==> flow/design.v <==
module alu(alu_out, multiply_top_in, divide_top_in, multiplicand_or_divider_in, sel);  
    input [64:0] multiply_top_in;  
    input [64:0] divide_top_in;  
    input [64:0] multiplicand_or_divider_in;  
    input sel;  
    output [64:0] alu_out;  
    wire [64:0] sum;  
    wire [64:0] diff;  
    assign sum = multiplicand_or_divider_in + multiply_top_in;
    assign diff = divide_top_in - multiplicand_or_divider_in;
    assign alu_out = sel ? sum : diff;
endmodule
module control(clk, reset, start, m_d, data_in, alu_sel, ready, wr, initial_wr, sh_right, sh_left);  
    input clk, reset, start, m_d;  
    input [1:0] data_in;  
    output ready, wr, initial_wr, sh_right, sh_left, alu_sel;  
    wire ready_check;
    wire wr_check;
    wire initial_wr_check;
    wire sh_right_check;
    wire sh_left_check;
    wire mul_wr;
    wire div_wr;
    reg [1:0] state;
    reg [9:0] counter;
    always @(posedge clk) begin
        if (reset) begin  
            state <= 2'd0;
            counter <= 10'd0;
        end
        else begin  
            case (state)  
                2'b00: begin  
                    if (start == 1) state <= 2'b01;  
                end
                2'b01: begin  
                    counter <= 0;  
                    state <= 2'b10;  
                end
                2'b10: begin  
                    if (counter == 63) state <= 2'b00;  
                    counter <= counter + 1;  
                end
            endcase
        end
    end
    assign alu_sel = m_d;  
    assign mul_wr = data_in[0] && m_d;  
    assign div_wr = !(data_in[1] || m_d);  
    assign wr_check = (state == 2'b10) && (mul_wr || div_wr);  
    assign wr = wr_check ? 1 : 0;  
    assign initial_wr_check = (state == 2'b01);  
    assign initial_wr = initial_wr_check ? 1 : 0;  
    assign sh_right_check = (state == 2'b10) && m_d;  
    assign sh_right = sh_right_check ? 1 : 0;  
    assign sh_left_check = (state == 2'b10) && (!m_d);  
    assign sh_left = sh_left_check ? 1 : 0;  
    assign ready_check = (state == 2'b00);  
    assign ready = ready_check ? 1 : 0;  
endmodule
module multiplicand_n_divider_register(clk, reset, data_in, data_out);
    input [63:0] data_in;  
    input clk, reset;  
    output [63:0] data_out;  
    reg [63:0] mul_div_reg;  
    always @(posedge clk) begin
        if (reset)  
            mul_div_reg <= 64'd0;  
        else 
            mul_div_reg <= data_in;  
    end
    assign data_out = mul_div_reg;
endmodule
module result_register(clk, reset, data_in, wr, initial_data_in, initial_wr, sh_right, sh_left, result);
    input [64:0] data_in;  
    input [63:0] initial_data_in;  
    input clk, reset, wr, initial_wr, sh_right, sh_left;  
    output [128:0] result;  
    reg [128:0] result_reg;  
    always @(posedge clk) begin
        if (reset)  
            result_reg <= 129'd0;  
        else begin
            if (initial_wr == 1)  
                result_reg <= {65'd0, initial_data_in};  
            else begin
                if (wr && sh_right)  
                    result_reg <= {1'd0, data_in, result_reg[63:1]}; 
                else if (wr && sh_left)  
                    result_reg <= {data_in, result_reg[62:0], 1'b1};
                else if (sh_right)  
                    result_reg <= {1'd0, result_reg[128:1]};
                else if (sh_left)  
                    result_reg <= {result_reg[127:0], 1'b0};
            end
        end
    end
    assign result = result_reg;
endmodule
module multiply_n_divide_top(clk, reset, a_in, b_in, m_d, start, result, ready);
    input [63:0] a_in, b_in;  
    input clk, reset, start, m_d;  
    output ready;  
    output [128:0] result;  
    wire [63:0] mul_div_reg_out;  
    wire [64:0] alu_out;  
    wire [128:0] res_reg_out;  
    wire control_wr;  
    wire control_initial_wr;  
    wire control_sh_right;  
    wire control_alu_sel;  
    wire control_sh_left;  
    multiplicand_n_divider_register mndr1(
        .clk(clk),
        .reset(reset),
        .data_in(b_in),
        .data_out(mul_div_reg_out)
    );
    alu alu1(
        .multiply_top_in(res_reg_out[128:64]),
        .divide_top_in(res_reg_out[127:63]),
        .multiplicand_or_divider_in({1'b0,mul_div_reg_out}),
        .sel(control_alu_sel),
        .alu_out(alu_out)
    );
    result_register resr1(
        .clk(clk),
        .reset(reset),
        .data_in(alu_out),
        .wr(control_wr),
        .initial_data_in(a_in),
        .initial_wr(control_initial_wr),
        .sh_right(control_sh_right),
        .sh_left(control_sh_left),
        .result(res_reg_out)
    );
    control cu1(
        .clk(clk),
        .reset(reset),
        .start(start),
        .m_d(m_d),
        .data_in({alu_out[64], res_reg_out[0]}),
        .alu_sel(control_alu_sel),
        .ready(ready),
        .wr(control_wr),
        .initial_wr(control_initial_wr),
        .sh_right(control_sh_right),
        .sh_left(control_sh_left)
    );
    assign result = res_reg_out;
endmodule
==> From RTL to reports: multiply_n_divide_top <==
The steps from the RTL of multiply_n_divide_top to its reports follow in flow order.
Line numbers count from 1 in the design file above.
Operators carry their Yosys type and port widths (W data, S select, Z words).
Library cell names are shortened.
{ "design": {"design": "multiply_n_divide_top", "clock": "clk", "cell_library": "sky130hd", "pvt_corner": "tt_025C_1v80"} }

==> Word-level counts <==
Yosys after proc, flatten, opt, wreduce and memory -nomap, before mapping. Memory bits, and registers merged into a memory's read port (data or address), are not among the register bits. Print and check cells are not counted. Equal cells are merged and count once.
{ "classes": {"mul": 0, "n_addsub": 3, "n_reduce_logical": 19, "bitwise": 0, "compare": 0, "equal": 5, "n_mux": 15, "shift": 0, "n_div": 0} }
{ "ops": {"columns": ["op", "count"], "rows": [
  ["$mux W129", 3],
  ["$mux W128", 1],
  ["$add A64 B65 Y65", 1],
  ["$sub A65 B64 Y65", 1],
  ["$mux W65", 1],
  ["$mux W64", 1],
  ["$pmux W10 S2", 1],
  ["$add A10 B1 Y10 const B", 1],
  ["$eq A10 B6 Y1 const B", 1],
  ["$logic_and A1 B1 Y1", 6],
  ["$reduce_bool A3 Y1", 2],
  ["$pmux W2 S3", 1],
  ["$reduce_bool A5 Y1", 1],
  ["$mux W1", 5],
  ["$reduce_bool A4 Y1", 1],
  ["$mux W2", 2],
  ["$reduce_and A3 Y1", 1],
  ["$reduce_or A3 Y1", 1],
  ["$logic_or A1 B1 Y1", 2],
  ["$logic_not A1 Y1", 2],
  ["$eq A2 B1 Y1 const B", 1],
  ["$ne A2 B1 Y1 const B", 1],
  ["$eq A2 B2 Y1 const B", 1],
  ["$ne A2 B2 Y1 const B", 1],
  ["$logic_not A2 Y1", 1],
  ["$reduce_bool A2 Y1", 1],
  ["$reduce_or A2 Y1", 1]
]} }
{ "bits": {"ram_bits": 0, "memories": 0, "mem_bits_ro": 0, "clocked_rd_ports_x_width": 0, "regBits": 205, "latch_bits": 0} }

==> Logic depth <==
Longest topological path by Yosys (ltp), each cell counted once; first at word level (registers and memories cut), then after technology mapping (sequential cells cut; the memories' decode and read muxes count).
{ "depth": {"word_depth": 11, "ABC_AREA": 0, "ltp_mapped": 15, "mapped_depth_nobuf": 14} }

==> Synthesis result <==
Yosys stat after the flow's synthesis: flattened, memories mapped to cells. It holds for the ABC_AREA given above (unset counts as 0); a run with the other value may have another netlist.
The area totals of this step are shown rounded.
{ "by_type": {"columns": ["cell_type", "count", "type_area_um2"], "rows": [
  ["dfxtp_1", 206, 4.12E+03],
  ["ha_1", 129, 1.61E+03],
  ["a21oi_1", 306, 1.53E+03],
  ["nor2_1", 253, 949.661],
  ["o21ai_0", 159, 795.763],
  ["mux2i_1", 73, 730.701],
  ["a211oi_1", 86, 645.619],
  ["a21o_1", 83, 623.098],
  ["xnor2_1", 65, 569.296],
  ["nand2_1", 140, 525.504],
  ["nor2b_1", 76, 475.456],
  ["clkbuf_1", 126, 472.954],
  ["xor2_1", 44, 385.37],
  ["inv_1", 92, 345.331],
  ["o221a_2", 25, 281.52],
  ["nand3_1", 49, 245.235],
  ["nand4_1", 36, 225.216],
  ["or3_1", 35, 218.96]
]} }
Other cell types: 69; their cells: 355.
{ "mapped": {"ffs": 206, "seqArea_um2": 4120, "synth_area_um2": 17500, "stdcells": 2338} }
The figures by module come from a second, unflattened synthesis with its own total; it is not the netlist above.
{ "unflattened": {"hier_cells": 2462, "area_unflattened_um2": 18700} }
Each row is one instance without its submodules.
{ "modules": {"columns": ["mod", "instances", "cells", "mod_seq_area_um2", "area_um2"], "rows": [
  ["alu", 1, 1371, 0.0, 8820],
  ["result_register", 1, 875, 2580, 7220],
  ["multiplicand_n_divider_register", 1, 135, 1280, 1920],
  ["control", 1, 80, 260, 694],
  ["multiply_n_divide_top", 1, 1, 0.0, 3.8]
]} }

==> Timing after synthesis <==
OpenSTA on the mapped netlist: ideal clock, no wires. The path of least setup slack (recovery checks aside). Input and output delay are each 20% of the period. Register names are those of the netlist, which keeps one name where synthesis merged equal registers.
{ "synth_path": {"path_kind": "register to register", "start": "register resr1.result_reg[64]", "end": "register resr1.result_reg[83]", "arrival_ps": 3269, "path_delay_ps": 3388, "required_time_ps": 4381, "period_ps": 4500, "driving_pins": 14, "n_path_buf": 0, "slack_ps": 1112, "period_less_setup_slack_ps": 3388} }
"path_delay_ps" = arrival - input delay + setup time.
"driving_pins": output pins that drive a net of the path, with the launching flip-flop's if there is one; two outputs of one cell count as two.
"period_less_setup_slack_ps" is the clock period less the worst setup slack; recovery checks do not enter. This is arithmetic on one report: input and output delays are still those of the set period (20% each).
The rows between start and end are the longest chain of elaborated cells between them; the timing report does not say that the signal goes this way. Where chains are equally long, one stands for them.
A line is the first line of the expression or statement that the cell stems from. Yosys adds cells for indexed reads and writes and turns some case tables into memories.
A register here has more assigning lines than the two given.
{ "synth_via": {"path_cell_list": "dfxtp_1 > ha_1 > fa_1 > a211o_1 > a2111oi_4 > nor4_2 > a311o_1 > a21oi_1 > nor2_1 > a21o_1 > a21oi_2 > xor2_1 > o21ai_0 > o221a_2", "elab_chain_cells": 10, "cone_cells": 13} }
{ "synth_lines": {"columns": ["item", "line", "rtl"], "rows": [
  ["start, declared", 79, "reg [128:0] result_reg;"],
  ["start, assigned", 85, "result_reg <= {65'd0, initial_data_in};"],
  ["start, assigned", 88, "result_reg <= {1'd0, data_in, result_reg[63:1]};"],
  ["$sub A65 B64 Y65", 10, "assign diff = divide_top_in - multiplicand_or_divider_in;"],
  ["$mux W65", 11, "assign alu_out = sel ? sum : diff;"],
  ["$logic_or A1 B1 Y1", 49, "assign div_wr = !(data_in[1] || m_d);"],
  ["$logic_not A1 Y1", 49, null],
  ["$logic_or A1 B1 Y1", 50, "assign wr_check = (state == 2'b10) && (mul_wr || div_wr);"],
  ["$logic_and A1 B1 Y1", 50, null],
  ["$mux W1", 51, "assign wr = wr_check ? 1 : 0;"],
  ["$logic_and A1 B1 Y1", 89, "else if (wr && sh_left)"],
  ["$mux W129", 89, null],
  ["$mux W128", 87, "if (wr && sh_right)"],
  ["end, assigned", 85, null],
  ["end, assigned", 88, null],
  ["end, declared", 79, null]
]} }

==> Timing after layout <==
From the final timing report of run 1: the path of least setup slack in the routed layout; clock arrival at registers is part of the times.
The path's times are printed in steps of 10 ps; the period is the one set.
{ "layout_path": {"path_kind": "register to register", "start": "register resr1.result_reg[64]", "end": "register resr1.result_reg[107]", "driving_pins": 16, "arrival_ps": 3910, "n_path_buf": 2, "slack_ps": -840, "period_ps": 2620, "required_time_ps": 3080} }
The rows between start and end are the longest chain of elaborated cells between them; the timing report does not say that the signal goes this way. Where chains are equally long, one stands for them.
A register here has more assigning lines than the two given.
{ "layout_via": {"path_cell_list": "dfxtp_4 > ha_4 > fa_2 > a211o_1 > a2111oi_4 > nor4_4 > o2111ai_2 > buf_6 > a21oi_4 > a2111oi_4 > buf_6 > nor2_4 > xor2_1 > a21oi_1 > a21oi_1 > o221a_2", "elab_chain_cells": 10, "cone_cells": 13} }
{ "layout_lines": {"columns": ["item", "line", "rtl"], "rows": [
  ["start, declared", 79, "reg [128:0] result_reg;"],
  ["start, assigned", 85, "result_reg <= {65'd0, initial_data_in};"],
  ["start, assigned", 88, "result_reg <= {1'd0, data_in, result_reg[63:1]};"],
  ["$sub A65 B64 Y65", 10, "assign diff = divide_top_in - multiplicand_or_divider_in;"],
  ["$mux W65", 11, "assign alu_out = sel ? sum : diff;"],
  ["$logic_or A1 B1 Y1", 49, "assign div_wr = !(data_in[1] || m_d);"],
  ["$logic_not A1 Y1", 49, null],
  ["$logic_or A1 B1 Y1", 50, "assign wr_check = (state == 2'b10) && (mul_wr || div_wr);"],
  ["$logic_and A1 B1 Y1", 50, null],
  ["$mux W1", 51, "assign wr = wr_check ? 1 : 0;"],
  ["$logic_and A1 B1 Y1", 89, "else if (wr && sh_left)"],
  ["$mux W129", 89, null],
  ["$mux W128", 87, "if (wr && sh_right)"],
  ["end, assigned", 85, null],
  ["end, assigned", 88, null],
  ["end, declared", 79, null]
]} }

# Flow runs of multiply_n_divide_top

Stored flow runs of multiply_n_divide_top (6 of them; Yosys, OpenROAD, sky130hd). They differ in their settings and are not a sequence. Constraints: input delay and output delay 20% of the set period each, output load 0.01 pF.
"critical setup path time": the worst setup path's part of the clock period (all of it between registers, 20% less for each end at a port) less its slack. A launch clock that arrives late makes it longer, a capture clock that arrives late makes it shorter.
"total power after layout": no workload was simulated; the value follows from the tool's default switching activity.
"critical setup path time" is known to 10 ps.
The measured numbers are rounded.

==> run 1: settings <==
{ "CORE_UTILIZATION": 40, "period_ns": 2.62, "CAP_MARGIN": 20, "CORE_MARGIN": 2, "SLEW_MARGIN": 20 }
==> run 1: results <==
post-layout utilization: 62.4 %
Yosys chip area after synthesis: 17500 sq um
critical setup path time: 3460 ps
kind of the worst setup path: register to register
setup slack of the worst path: -836 ps
setup TNS: -47800 ps
total power after layout: 12.6 mW
overall die area: 45400 sq um
worst hold slack after layout: 275 ps

==> run 2: settings <==
{ "CORE_UTILIZATION": 40, "SETUP_SLACK_MARGIN": -0.26, "period_ns": 4.16, "CAP_MARGIN": 20, "CORE_MARGIN": 2, "SLEW_MARGIN": 20 }
==> run 2: results <==
critical setup path time: 4050 ps
kind of the worst setup path: register to register
worst hold slack after layout: 456 ps
post-layout utilization: 50.1 %
setup slack of the worst path: 107 ps
Yosys chip area after synthesis: 17500 sq um
total power after layout: 6.87 mW
setup TNS: 0 ps
overall die area: 45400 sq um

==> run 3: settings <==
{ "ABC_AREA": 0, "CELL_PAD_IN_SITES_DETAIL_PLACEMENT": 0, "CELL_PAD_IN_SITES_GLOBAL_PLACEMENT": 2, "CORE_MARGIN": 6, "CORE_UTILIZATION": 41, "CTS_CLUSTER_DIAMETER": 298, "CTS_CLUSTER_SIZE": 26, "HOLD_SLACK_MARGIN": 0.15, "MAX_ROUTING_LAYER": "met4", "PLACE_DENSITY_LB_ADDON": 0.09, "SETUP_SLACK_MARGIN": 0.57, "SLEW_MARGIN": 15, "TNS_END_PERCENT": 30, "period_ns": 7.02, "CAP_MARGIN": 20 }
==> run 3: results <==
total power after layout: 3.40 mW
critical setup path time: 4410 ps
kind of the worst setup path: register to register
overall die area: 47700 sq um
post-layout utilization: 49.0 %
setup slack of the worst path: 2610 ps
worst hold slack after layout: 459 ps
setup TNS: 0 ps
Yosys chip area after synthesis: 17500 sq um

==> run 4: settings <==
{ "CELL_PAD_IN_SITES_GLOBAL_PLACEMENT": 1, "CORE_MARGIN": 5, "CORE_UTILIZATION": 18, "CTS_CLUSTER_SIZE": 83, "GPL_ROUTABILITY_DRIVEN": 1, "HOLD_SLACK_MARGIN": 0.01, "PLACE_DENSITY": 0.58, "period_ns": 5.88, "CAP_MARGIN": 20, "SLEW_MARGIN": 20 }
==> run 4: results <==
overall die area: 103000 sq um
post-layout utilization: 23.2 %
critical setup path time: 4380 ps
kind of the worst setup path: register to register
setup TNS: 0 ps
setup slack of the worst path: 1500 ps
total power after layout: 5.36 mW
worst hold slack after layout: 450 ps
Yosys chip area after synthesis: 17500 sq um

==> run 5: settings <==
{ "ABC_AREA": 1, "CORE_UTILIZATION": 40, "HOLD_SLACK_MARGIN": 0.26, "period_ns": 4.5, "CAP_MARGIN": 20, "CORE_MARGIN": 2, "SLEW_MARGIN": 20 }
==> run 5: results <==
total power after layout: 6.76 mW
Yosys chip area after synthesis: 21600 sq um
post-layout utilization: 48.2 %
setup slack of the worst path: 697 ps
overall die area: 56000 sq um
setup TNS: 0 ps
worst hold slack after layout: 479 ps
critical setup path time: 3800 ps
kind of the worst setup path: register to register

==> run 6: settings <==
{ "ABC_AREA": 0, "CELL_PAD_IN_SITES_DETAIL_PLACEMENT": 0, "CELL_PAD_IN_SITES_GLOBAL_PLACEMENT": 2, "CORE_MARGIN": 6, "CORE_UTILIZATION": 41, "CTS_CLUSTER_SIZE": 73, "HOLD_SLACK_MARGIN": 0.15, "MAX_ROUTING_LAYER": "met4", "PLACE_DENSITY_LB_ADDON": 0.09, "SETUP_SLACK_MARGIN": 0.57, "SLEW_MARGIN": 15, "TNS_END_PERCENT": 30, "period_ns": 7.02, "CAP_MARGIN": 20 }
==> run 6: results <==
overall die area: 47700 sq um
setup TNS: 0 ps
total power after layout: 4.12 mW
Yosys chip area after synthesis: 17500 sq um
critical setup path time: 4480 ps
kind of the worst setup path: register to register
post-layout utilization: 50.6 %
worst hold slack after layout: 463 ps
setup slack of the worst path: 2540 ps
